==> flow/design.v <==
`timescale 1ns / 1ps
module SHA256(
clk,
rst_n,
valid_in,
valid_out,
message,
Hash_result);
input clk, rst_n, valid_in;
input [439:0] message;
output reg valid_out;
output reg [255:0] Hash_result;
reg [1:0] next_state,state;
reg [6:0] count;
reg [31:0] a_temp, b_temp, c_temp, d_temp, e_temp, f_temp, g_temp, h_temp;
reg [31:0] k;
reg [511:0] chunk;
reg [31:0] mreg_0, mreg_1, mreg_2, mreg_3, mreg_4, mreg_5, mreg_6, mreg_7, mreg_8, mreg_9, mreg_10, mreg_11, mreg_12, mreg_13, mreg_14, mreg_15;
wire [31:0] sigma_0, sigma_1, cap_sigma_0, cap_sigma_1, maj, ch;
parameter H0 = 32'h6a09e667;
parameter H1 = 32'hbb67ae85;
parameter H2 = 32'h3c6ef372;
parameter H3 = 32'ha54ff53a;
parameter H5 = 32'h9b05688c;
parameter H4 = 32'h510e527f;
parameter H6 = 32'h1f83d9ab;
parameter H7 = 32'h5be0cd19;
parameter K0 = 32'h428a2f98;
parameter K1 = 32'h71374491;
parameter K2 = 32'hb5c0fbcf;
parameter K3 = 32'he9b5dba5;
parameter K4 = 32'h3956c25b;
parameter K5 = 32'h59f111f1;
parameter K6 = 32'h923f82a4;
parameter K7 = 32'hab1c5ed5;
parameter K8 = 32'hd807aa98;
parameter K9 = 32'h12835b01;
parameter K10 = 32'h243185be;
parameter K11 = 32'h550c7dc3;
parameter K12 = 32'h72be5d74;
parameter K13 = 32'h80deb1fe;
parameter K14 = 32'h9bdc06a7;
parameter K15 = 32'hc19bf174;
parameter K16 = 32'he49b69c1;
parameter K17 = 32'hefbe4786;
parameter K18 = 32'h0fc19dc6;
parameter K19 = 32'h240ca1cc;
parameter K20 = 32'h2de92c6f;
parameter K21 = 32'h4a7484aa;
parameter K22 = 32'h5cb0a9dc;
parameter K23 = 32'h76f988da;
parameter K24 = 32'h983e5152;
parameter K25 = 32'ha831c66d;
parameter K26 = 32'hb00327c8;
parameter K27 = 32'hbf597fc7;
parameter K28 = 32'hc6e00bf3;
parameter K29 = 32'hd5a79147;
parameter K30 = 32'h06ca6351;
parameter K31 = 32'h14292967;
parameter K32 = 32'h27b70a85;
parameter K33 = 32'h2e1b2138;
parameter K34 = 32'h4d2c6dfc;
parameter K35 = 32'h53380d13;
parameter K36 = 32'h650a7354;
parameter K37 = 32'h766a0abb;
parameter K38 = 32'h81c2c92e;
parameter K39 = 32'h92722c85;
parameter K40 = 32'ha2bfe8a1;
parameter K41 = 32'ha81a664b;
parameter K42 = 32'hc24b8b70;
parameter K43 = 32'hc76c51a3;
parameter K44 = 32'hd192e819;
parameter K45 = 32'hd6990624;
parameter K46 = 32'hf40e3585;
parameter K47 = 32'h106aa070;
parameter K48 = 32'h19a4c116;
parameter K49 = 32'h1e376c08;
parameter K50 = 32'h2748774c;
parameter K51 = 32'h34b0bcb5;
parameter K52 = 32'h391c0cb3;
parameter K53 = 32'h4ed8aa4a;
parameter K54 = 32'h5b9cca4f;
parameter K55 = 32'h682e6ff3;
parameter K56 = 32'h748f82ee;
parameter K57 = 32'h78a5636f;
parameter K58 = 32'h84c87814;
parameter K59 = 32'h8cc70208;
parameter K60 = 32'h90befffa;
parameter K61 = 32'ha4506ceb;
parameter K62 = 32'hbef9a3f7;
parameter K63 = 32'hc67178f2;
parameter PADDING = 'd0;
parameter COMPUTE = 'd1;
parameter IDLE = 'd2;
always@(next_state)begin   
	case(next_state)
		IDLE:  state = IDLE;
		COMPUTE:  state = COMPUTE;
		default:  state = IDLE;
	endcase
end
always@(posedge clk or negedge rst_n)begin
	if(!rst_n)begin
		next_state <= IDLE;
	end
	else begin
		if(next_state == IDLE && valid_in)begin
			next_state <= COMPUTE;
		end
      	else if(next_state == COMPUTE && count == 'd64)begin
			next_state <= IDLE;
		end
		else begin
			next_state <= next_state;
		end
	end
end
assign sigma_0 = ({a_temp[1:0], a_temp[31:2]}) ^ ({a_temp[12:0], a_temp[31:13]}) ^ ({a_temp[21:0], a_temp[31:22]});
assign sigma_1 = ({e_temp[5:0], e_temp[31:6]}) ^ ({e_temp[10:0], e_temp[31:11]}) ^ ({e_temp[24:0], e_temp[31:25]});
assign maj = (a_temp & b_temp) ^ (a_temp & c_temp) ^ (b_temp & c_temp);
assign ch = (e_temp & f_temp) ^ (~e_temp & g_temp);
assign cap_sigma_0 = {mreg_1[6:0], mreg_1[31:7]} ^ {mreg_1[17:0], mreg_1[31:18]} ^ (mreg_1[31:0] >> 2'b11) ;
  assign cap_sigma_1 = {mreg_14[16:0], mreg_14[31:17]} ^ {mreg_14[18:0], mreg_14[31:19]} ^ (mreg_14[31:0] >> 4'b1010);
always@(posedge clk or negedge rst_n)begin		 
	if(!rst_n)begin
		count <= 'd0;
	end
	else begin
		if(state == COMPUTE)begin
			count <= count + 'd1;
		end
		else begin
			count <= 0;
		end
	end
end
always@(posedge clk or negedge rst_n)begin		 
	if(!rst_n)begin
		chunk <= 'd0;
	end
	else begin
		if(state == IDLE && valid_in)begin
          chunk <= {message[408:0], {8'b10000000}, {55'b0,9'b110111000}, {32'b0}};
		end
		else if(state == IDLE)begin
			chunk <= chunk;
		end
		else begin
			chunk <= chunk << 'd32;
		end
	end
end
always@(posedge clk or negedge rst_n)begin		 
	if(!rst_n)begin
		a_temp <= 'd0;
		b_temp <= 'd0;
		c_temp <= 'd0;
		d_temp <= 'd0;
		e_temp <= 'd0;
		f_temp <= 'd0;
		g_temp <= 'd0;
		h_temp <= 'd0;
	end
	else begin
		if(state == IDLE)begin
			a_temp <= H0;
			b_temp <= H1;
			c_temp <= H2;
			d_temp <= H3;
			e_temp <= H4;
			f_temp <= H5;
			g_temp <= H6;
			h_temp <= H7;
		end
		else if(state == COMPUTE)begin
			a_temp <= h_temp + sigma_1 + ch + k + mreg_15 + sigma_0 + maj; 	 
			b_temp <= a_temp;
			c_temp <= b_temp;
			d_temp <= c_temp;
			e_temp <= d_temp + h_temp + sigma_1 + ch + k + mreg_15;		 
			f_temp <= e_temp;
			g_temp <= f_temp;
			h_temp <= g_temp;
		end
		else begin
			a_temp <= a_temp;
			b_temp <= b_temp;
			c_temp <= c_temp;
			d_temp <= d_temp;
			e_temp <= e_temp;
			f_temp <= f_temp;
			g_temp <= g_temp;
			h_temp <= h_temp;
		end
	end
end
always@(*)begin		 
	case(count)
		0: k = K0;
		1: k = K1;
		2: k = K2;
		3: k = K3;
		4: k = K4;
		5: k = K5;
		6: k = K6;
		7: k = K7;
		8: k = K8;
		9: k = K9;
		10: k = K10;
		11: k = K11;
		12: k = K12;
		13: k = K13;
		14: k = K14;
		15: k = K15;
		16: k = K16;
		17: k = K17;
		18: k = K18;
		19: k = K19;
		20: k = K20;
		21: k = K21;
		22: k = K22;
		23: k = K23;
		24: k = K24;
		25: k = K25;
		26: k = K26;
		27: k = K27;
		28: k = K28;
		29: k = K29;
		30: k = K30;
		31: k = K31;
		32: k = K32;
		33: k = K33;
		34: k = K34;
		35: k = K35;
		36: k = K36;
		37: k = K37;
		38: k = K38;
		39: k = K39;
		40: k = K40;
		41: k = K41;
		42: k = K42;
		43: k = K43;
		44: k = K44;
		45: k = K45;
		46: k = K46;
		47: k = K47;
		48: k = K48;
		49: k = K49;
		50: k = K50;
		51: k = K51;
		52: k = K52;
		53: k = K53;
		54: k = K54;
		55: k = K55;
		56: k = K56;
		57: k = K57;
		58: k = K58;
		59: k = K59;
		60: k = K60;
		61: k = K61;
		62: k = K62;
		63: k = K63;
		default: k = 32'd0;
	endcase
end
always@(posedge clk or negedge rst_n)begin		 
	if(!rst_n)begin
      	valid_out <= 'd0;
		Hash_result <= 'd0;
	end
	else begin
      if(state == COMPUTE && count == 'd64)begin
          	valid_out <= 'd1;
			Hash_result <= {H0 + a_temp, H1 + b_temp, H2 + c_temp, H3 + d_temp, H4 + e_temp, H5 + f_temp, H6 + g_temp, H7 + h_temp};
        end
      	else begin
          	valid_out <= 'd0;
			Hash_result <= 'd0;
        end
	end
end
always@(posedge clk or negedge rst_n)begin		 
	if(!rst_n)begin
		mreg_15 <= 'd0;
		mreg_14 <= 'd0;
		mreg_13 <= 'd0;
		mreg_12 <= 'd0;
		mreg_11 <= 'd0;
		mreg_10 <= 'd0;
		mreg_9 <= 'd0;
		mreg_8 <= 'd0;
		mreg_7 <= 'd0;
		mreg_6 <= 'd0;
		mreg_5 <= 'd0;
		mreg_4 <= 'd0;
		mreg_3 <= 'd0;
		mreg_2 <= 'd0;
		mreg_1 <= 'd0;
		mreg_0 <= 'd0;
	end
	else begin
      if(state== IDLE  && valid_in)begin
        mreg_15 <= message[439:408];
			mreg_14 <= mreg_15;
			mreg_13 <= mreg_14;
			mreg_12 <= mreg_13;
			mreg_11 <= mreg_12;
			mreg_10 <= mreg_11;
			mreg_9 <= mreg_10;
			mreg_8 <= mreg_9;
			mreg_7 <= mreg_8;
			mreg_6 <= mreg_7;
			mreg_5 <= mreg_6;
			mreg_4 <= mreg_5;
			mreg_3 <= mreg_4;
			mreg_2 <= mreg_3;
			mreg_1 <= mreg_2;
			mreg_0 <= mreg_1;
		end
      else if((count < 15 && state == COMPUTE))begin
			mreg_15 <= chunk[511:480];
			mreg_14 <= mreg_15;
			mreg_13 <= mreg_14;
			mreg_12 <= mreg_13;
			mreg_11 <= mreg_12;
			mreg_10 <= mreg_11;
			mreg_9 <= mreg_10;
			mreg_8 <= mreg_9;
			mreg_7 <= mreg_8;
			mreg_6 <= mreg_7;
			mreg_5 <= mreg_6;
			mreg_4 <= mreg_5;
			mreg_3 <= mreg_4;
			mreg_2 <= mreg_3;
			mreg_1 <= mreg_2;
			mreg_0 <= mreg_1;
		end
      else if(count >= 15 && state == COMPUTE)begin
			mreg_15 <= (mreg_0 + cap_sigma_0 + mreg_9 + cap_sigma_1);
			mreg_14 <= mreg_15;
			mreg_13 <= mreg_14;
			mreg_12 <= mreg_13;
			mreg_11 <= mreg_12;
			mreg_10 <= mreg_11;
			mreg_9 <= mreg_10;
			mreg_8 <= mreg_9;
			mreg_7 <= mreg_8;
			mreg_6 <= mreg_7;
			mreg_5 <= mreg_6;
			mreg_4 <= mreg_5;
			mreg_3 <= mreg_4;
			mreg_2 <= mreg_3;
			mreg_1 <= mreg_2;
			mreg_0 <= mreg_1;
		end
		else begin
			mreg_15 <= mreg_15;
			mreg_14 <= mreg_14;
			mreg_13 <= mreg_13;
			mreg_12 <= mreg_12;
			mreg_11 <= mreg_11;
			mreg_10 <= mreg_10;
			mreg_9 <= mreg_9;
			mreg_8 <= mreg_8;
			mreg_7 <= mreg_7;
			mreg_6 <= mreg_6;
			mreg_5 <= mreg_5;
			mreg_4 <= mreg_4;
			mreg_3 <= mreg_3;
			mreg_2 <= mreg_2;
			mreg_1 <= mreg_1;
			mreg_0 <= mreg_0;
		end
	end
end
endmodule
# Step by step through the tools: SHA256
# Each step is given for the RTL above and for the edited RTL.
# Lines under "before" count in the file above, lines under "after" in the edited file.
# "change": "after" minus "before" as printed here. "change_rel_pct": 100 x difference / "before".
# Cell names lack the library's common part.
# A cell with n/a has no value.
dict set report inputs {
  top_module {SHA256}
  clk_port {clk}
  cell_library {sky130hd}
  lib_corner {tt_025C_1v80}
}

# Diff
# Unified diff, file above to edited file.
# A script made this edit. It changes what the design does and was not meant as an optimisation.
# begin of diff
@@ -117,5 +117,7 @@
 end
 assign sigma_0 = ({a_temp[1:0], a_temp[31:2]}) ^ ({a_temp[12:0], a_temp[31:13]}) ^ ({a_temp[21:0], a_temp[31:22]});
-assign sigma_1 = ({e_temp[5:0], e_temp[31:6]}) ^ ({e_temp[10:0], e_temp[31:11]}) ^ ({e_temp[24:0], e_temp[31:25]});
+reg [31:0] sigma_1_p1;
+always @(posedge clk) sigma_1_p1 <= ({e_temp[5:0], e_temp[31:6]}) ^ ({e_temp[10:0], e_temp[31:11]}) ^ ({e_temp[24:0], e_temp[31:25]});
+assign sigma_1 = sigma_1_p1;
 assign maj = (a_temp & b_temp) ^ (a_temp & c_temp) ^ (b_temp & c_temp);
 assign ch = (e_temp & f_temp) ^ (~e_temp & g_temp);
# end of diff

# Elaborated design
# Source: Yosys, flattened and elaborated, memories not mapped. Widths are those after wreduce. Registers that Yosys merges into a memory's read port (data or address) are not register bits. Print and check cells do not count. Equal cells are merged and count once.
# Yosys's memory passes give these memory sizes; they may raise the number of words (mostly to a power of two), join words into wider ones and drop unused or constant bits.
# item before after change change_rel_pct
set classes {}
lappend classes {add_sub_neg 23 23 0 0.00}
lappend classes {compare 2 2 0 0.00}
lappend classes {eq_ne 6 6 0 0.00}
lappend classes {muxes 73 73 0 0.00}
lappend classes {n_logic 17 17 0 0.00}
lappend classes {reduce_logical 9 9 0 0.00}
# Unchanged operator kinds not shown: 26.
# item before after change change_rel_pct
set bits {}
lappend bits {ff_bits 1546 1578 32 2.07}
lappend bits {mem_bits_ro 2048 2048 0 0.00}
lappend bits {memories 1 1 0 0.00}
lappend bits {word_cells 160 161 1 0.62}
# item before after
set mem_list {}
lappend mem_list {mem_shapes {64x32 r1 w0} {64x32 r1 w0}}

# Depth
# Yosys ltp: most cells in a row. Word level: on the elaborated netlist, between registers, memories and ports. Mapped: between sequential cells and ports; inverters and the memories' decode and read muxes count.
# item before after change change_rel_pct
set depth {}
lappend depth {ltp_word 10 10 0 0.00}
lappend depth {ABC_AREA 0 0 n/a n/a}
lappend depth {mapped_depth 29 28 -1 -3.45}
lappend depth {depth_no_buf 27 27 0 0.00}

# After synthesis
# Source: synth_stat.txt of the flow (Yosys; design flattened, memories mapped). It holds for the ABC_AREA given above (unset counts as 0); a run with the other value may have another netlist.
# type before after change change_rel_pct
set by_type {}
lappend by_type {nor2_1 395 441 46 11.65}
lappend by_type {dfxtp_1 0 32 32 n/a}
lappend by_type {inv_1 595 568 -27 -4.54}
lappend by_type {clkbuf_1 437 411 -26 -5.95}
lappend by_type {mux2i_1 453 433 -20 -4.42}
lappend by_type {mux2_2 11 31 20 181.82}
lappend by_type {o21ai_0 667 648 -19 -2.85}
lappend by_type {nand3_1 72 54 -18 -25.00}
lappend by_type {and3_1 31 14 -17 -54.84}
lappend by_type {nand2_1 1847 1863 16 0.87}
lappend by_type {nor3_1 62 78 16 25.81}
lappend by_type {or3_1 39 23 -16 -41.03}
lappend by_type {xnor2_1 338 349 11 3.25}
lappend by_type {o211ai_1 39 28 -11 -28.21}
lappend by_type {buf_2 0 11 11 n/a}
lappend by_type {a21o_1 54 44 -10 -18.52}
lappend by_type {o21ai_1 1 11 10 1000.00}
lappend by_type {nand2b_1 131 138 7 5.34}
# Unchanged cell types not shown: 8.
# The list need not be complete.
# item before after change change_rel_pct
set mapped {}
lappend mapped {cells 8011 8021 10 0.12}
lappend mapped {mapped_area_mm2 0.0768825 0.0775018 0.0006193 0.81}
lappend mapped {seqArea_mm2 0.036186 0.0368266 0.0006406 1.77}
lappend mapped {ff_cells 1446 1478 32 2.21}
lappend mapped {buf_cells 492 481 -11 -2.24}

# Worst setup path after synthesis
# Path of least setup slack by OpenSTA after synthesis, without wires, with an ideal clock, recovery checks aside; 20% of the period is set as input and as output delay. Where synthesis merged equal registers, the netlist keeps one of their names.
# item before after change change_rel_pct
set synth_path {}
lappend synth_path {kind {register to register} {register to register} n/a n/a}
lappend synth_path {from {register count[0]} {register count[0]} n/a n/a}
lappend synth_path {to {register a_temp} {register a_temp} n/a n/a}
lappend synth_path {clock_period_ps 10000 10000 0 0.00}
lappend synth_path {setup_ps 135 134 -1 n/a}
lappend synth_path {t_first_pin_ps 0 0 0 n/a}
lappend synth_path {arrival_ps 6633 6458 -175 -2.64}
lappend synth_path {t_required_ps 9865 9866 1 0.01}
lappend synth_path {setup_slack_ps 3231 3408 177 n/a}
lappend synth_path {path_delay_ps 6768 6592 -176 -2.60}
lappend synth_path {driving_pins 27 25 -2 -7.41}
lappend synth_path {path_buffers 2 1 -1 -50.00}
lappend synth_path {period_less_setup_slack_ps 6769 6592 -177 -2.61}
# "path_delay_ps" is the arrival time less input delay plus setup time.
# "driving_pins" counts driving pins, that of a launching flip-flop among them; a cell with two outputs on the path counts twice.
# "period_less_setup_slack_ps" = period - worst setup slack (recovery checks aside). The figure is calculated, with input and output delays left at 20% of the set period.
# Where an end lacks its bit number, it is one bit of the signal, or one of the new flip-flops if synthesis recoded a state register.
# A register here has more assigning lines than the two given.
dict set report synth_via_before {
  path_cell_list {dfrtp_1 -> clkbuf_1 -> clkinv_1 -> ha_1 -> clkbuf_1 -> nand2_1 -> nand3_1 -> o21ai_0 -> o211a_1 -> or4_1 -> fa_1 -> fa_1 -> inv_1 -> fa_1 -> inv_1 -> fa_1 -> inv_1 -> ha_1 -> a21o_1 -> a21o_1 -> a21oi_1 -> o31ai_1 -> a41oi_1 -> o211ai_1 -> a211o_1 -> a21oi_1 -> nand3b_1}
}
# item line_no
set synth_lines_before {}
lappend synth_lines_before {{start, declared} 14} ;# reg [6:0] count;
lappend synth_lines_before {{start, assigned} 126} ;# count <= 'd0;
lappend synth_lines_before {{start, assigned} 130} ;# count <= count + 'd1;
lappend synth_lines_before {{end, assigned} 176} ;# a_temp <= h_temp + sigma_1 + ch + k + mreg_15 + sigma_0 + maj;
lappend synth_lines_before {{end, assigned} 186} ;# a_temp <= a_temp;
lappend synth_lines_before {{end, declared} 15} ;# reg [31:0] a_temp, b_temp, c_temp, d_temp, e_temp, f_temp, g_temp, h_temp;
# before: No chain of elaborated cells between the ends is given.
dict set report synth_via_after {
  path_cell_list {dfrtp_1 -> clkinv_1 -> ha_1 -> clkbuf_1 -> or2_2 -> a31oi_1 -> o21ai_0 -> a2111oi_0 -> fa_1 -> inv_1 -> fa_1 -> fa_1 -> fa_1 -> inv_1 -> ha_1 -> a21o_1 -> a21o_1 -> a21oi_1 -> o31a_1 -> o41a_1 -> o31a_1 -> o2111ai_1 -> a21oi_1 -> xor2_1 -> nand2_1}
}
# item line_no
set synth_lines_after {}
lappend synth_lines_after {{start, declared} 14} ;# reg [6:0] count;
lappend synth_lines_after {{start, assigned} 128} ;# count <= 'd0;
lappend synth_lines_after {{start, assigned} 132} ;# count <= count + 'd1;
lappend synth_lines_after {{end, assigned} 178} ;# a_temp <= h_temp + sigma_1 + ch + k + mreg_15 + sigma_0 + maj;
lappend synth_lines_after {{end, assigned} 188} ;# a_temp <= a_temp;
lappend synth_lines_after {{end, declared} 15} ;# reg [31:0] a_temp, b_temp, c_temp, d_temp, e_temp, f_temp, g_temp, h_temp;
# after: No chain of elaborated cells between the ends is given.

# Timing after layout
# Path of least setup slack in the final report of the runs of pair A (OpenROAD, finished layout, wires in). Where an end is a register, its clock arrival counts in the times.
# The path's times are printed in steps of 10 ps; the period is the one set.
# item before after change change_rel_pct
set layout_path {}
lappend layout_path {kind {register to register} {register to register} n/a n/a}
lappend layout_path {from {register count[1]} {register count[0]} n/a n/a}
lappend layout_path {to {register a_temp} {register a_temp} n/a n/a}
lappend layout_path {clock_period_ps 10000 10000 0 0.00}
lappend layout_path {setup_ps 150 100 -50 n/a}
lappend layout_path {t_first_pin_ps 830 840 10 1.20}
lappend layout_path {arrival_ps 8700 8910 210 2.41}
lappend layout_path {t_required_ps 10670 10700 30 0.28}
lappend layout_path {setup_slack_ps 1970 1780 -190 n/a}
lappend layout_path {driving_pins 24 25 1 4.17}
lappend layout_path {path_buffers 0 0 0 n/a}
# Where an end lacks its bit number, it is one bit of the signal, or one of the new flip-flops if synthesis recoded a state register.
# A register here has more assigning lines than the two given.
dict set report layout_via_before {
  path_cell_list {dfrtp_1 -> clkinv_1 -> ha_1 -> nand2_1 -> nand3_1 -> o21ai_0 -> o211a_1 -> or4_1 -> fa_1 -> fa_1 -> fa_1 -> inv_1 -> ha_1 -> ha_1 -> fa_1 -> a21oi_1 -> o22ai_1 -> o21ai_0 -> a2111o_1 -> nand3_1 -> a31o_2 -> a21oi_1 -> xor2_1 -> nand2_1}
}
# item line_no
set layout_lines_before {}
lappend layout_lines_before {{start, declared} 14} ;# reg [6:0] count;
lappend layout_lines_before {{start, assigned} 126} ;# count <= 'd0;
lappend layout_lines_before {{start, assigned} 130} ;# count <= count + 'd1;
lappend layout_lines_before {{end, assigned} 176} ;# a_temp <= h_temp + sigma_1 + ch + k + mreg_15 + sigma_0 + maj;
lappend layout_lines_before {{end, assigned} 186} ;# a_temp <= a_temp;
lappend layout_lines_before {{end, declared} 15} ;# reg [31:0] a_temp, b_temp, c_temp, d_temp, e_temp, f_temp, g_temp, h_temp;
# before: No chain of elaborated cells between the ends is given.
dict set report layout_via_after {
  path_cell_list {dfrtp_1 -> clkinv_1 -> ha_1 -> nand2_1 -> nand3b_1 -> o311ai_0 -> o21ai_0 -> a21oi_1 -> nand2_1 -> fa_1 -> fa_1 -> fa_1 -> fa_1 -> inv_1 -> ha_1 -> a21oi_1 -> o21ai_0 -> o41ai_1 -> a31oi_1 -> a21oi_1 -> o31ai_1 -> o31a_1 -> o21a_1 -> o21ai_0 -> nor3b_1}
}
# item line_no
set layout_lines_after {}
lappend layout_lines_after {{start, declared} 14} ;# reg [6:0] count;
lappend layout_lines_after {{start, assigned} 128} ;# count <= 'd0;
lappend layout_lines_after {{start, assigned} 132} ;# count <= count + 'd1;
lappend layout_lines_after {{end, assigned} 178} ;# a_temp <= h_temp + sigma_1 + ch + k + mreg_15 + sigma_0 + maj;
lappend layout_lines_after {{end, assigned} 188} ;# a_temp <= a_temp;
lappend layout_lines_after {{end, declared} 15} ;# reg [31:0] a_temp, b_temp, c_temp, d_temp, e_temp, f_temp, g_temp, h_temp;
# after: No chain of elaborated cells between the ends is given.

# Flow runs
# Both versions went through the flow (Yosys, OpenROAD) with the same settings in each pair. Constraints: input delay and output delay 20% of the set period each, output load 0.01 pF.
dict set report settings_pair_A {
  period_ns 10.0
  CAP_MARGIN 20
  CORE_MARGIN 2
  CORE_UTILIZATION 40
  SLEW_MARGIN 20
}
# item before after change change_rel_pct
set measured_pair_A {}
lappend measured_pair_A {post_synth_area_mm2 0.0768825 0.0775018 0.0006193 0.81}
lappend measured_pair_A {die_footprint_mm2 0.195731 0.197291 0.001560 0.80}
lappend measured_pair_A {final_cell_area_mm2 0.0917718 0.0926426 0.0008708 0.95}
lappend measured_pair_A {finalUtil_frac 0.482 0.481 -0.001 n/a}
lappend measured_pair_A {final_setup_ws_ps 1965 1782 -183 n/a}
lappend measured_pair_A {ws_hold_ps 457 436 -21 n/a}
lappend measured_pair_A {achieved_clock_period_ps 8035 8218 183 2.28}
dict set report settings_pair_B {
  CAP_MARGIN 15
  CELL_PAD_IN_SITES_GLOBAL_PLACEMENT 2
  CORE_MARGIN 8
  CORE_UTILIZATION 51
  CTS_CLUSTER_DIAMETER 384
  CTS_CLUSTER_SIZE 98
  GPL_ROUTABILITY_DRIVEN 0
  GPL_TIMING_DRIVEN 1
  PLACE_DENSITY_LB_ADDON 0.06
  TNS_END_PERCENT 30
  period_ns 5.4
  SLEW_MARGIN 20
}
# item before after change change_rel_pct
set measured_pair_B {}
lappend measured_pair_B {post_synth_area_mm2 0.0768825 0.0775018 0.0006193 0.81}
lappend measured_pair_B {die_footprint_mm2 0.16343 0.164694 0.001264 0.77}
lappend measured_pair_B {final_cell_area_mm2 0.0913414 0.0923423 0.0010009 1.10}
lappend measured_pair_B {finalUtil_frac 0.61 0.61 0.00 n/a}
lappend measured_pair_B {final_setup_ws_ps -797 -856 -59 n/a}
lappend measured_pair_B {achieved_clock_period_ps 6197 6256 59 0.95}
# "achieved_clock_period_ps": clock period set for the run, less the worst setup slack. It is reckoned from that one timing run; input and output delays stay at 20% of the period that was set.
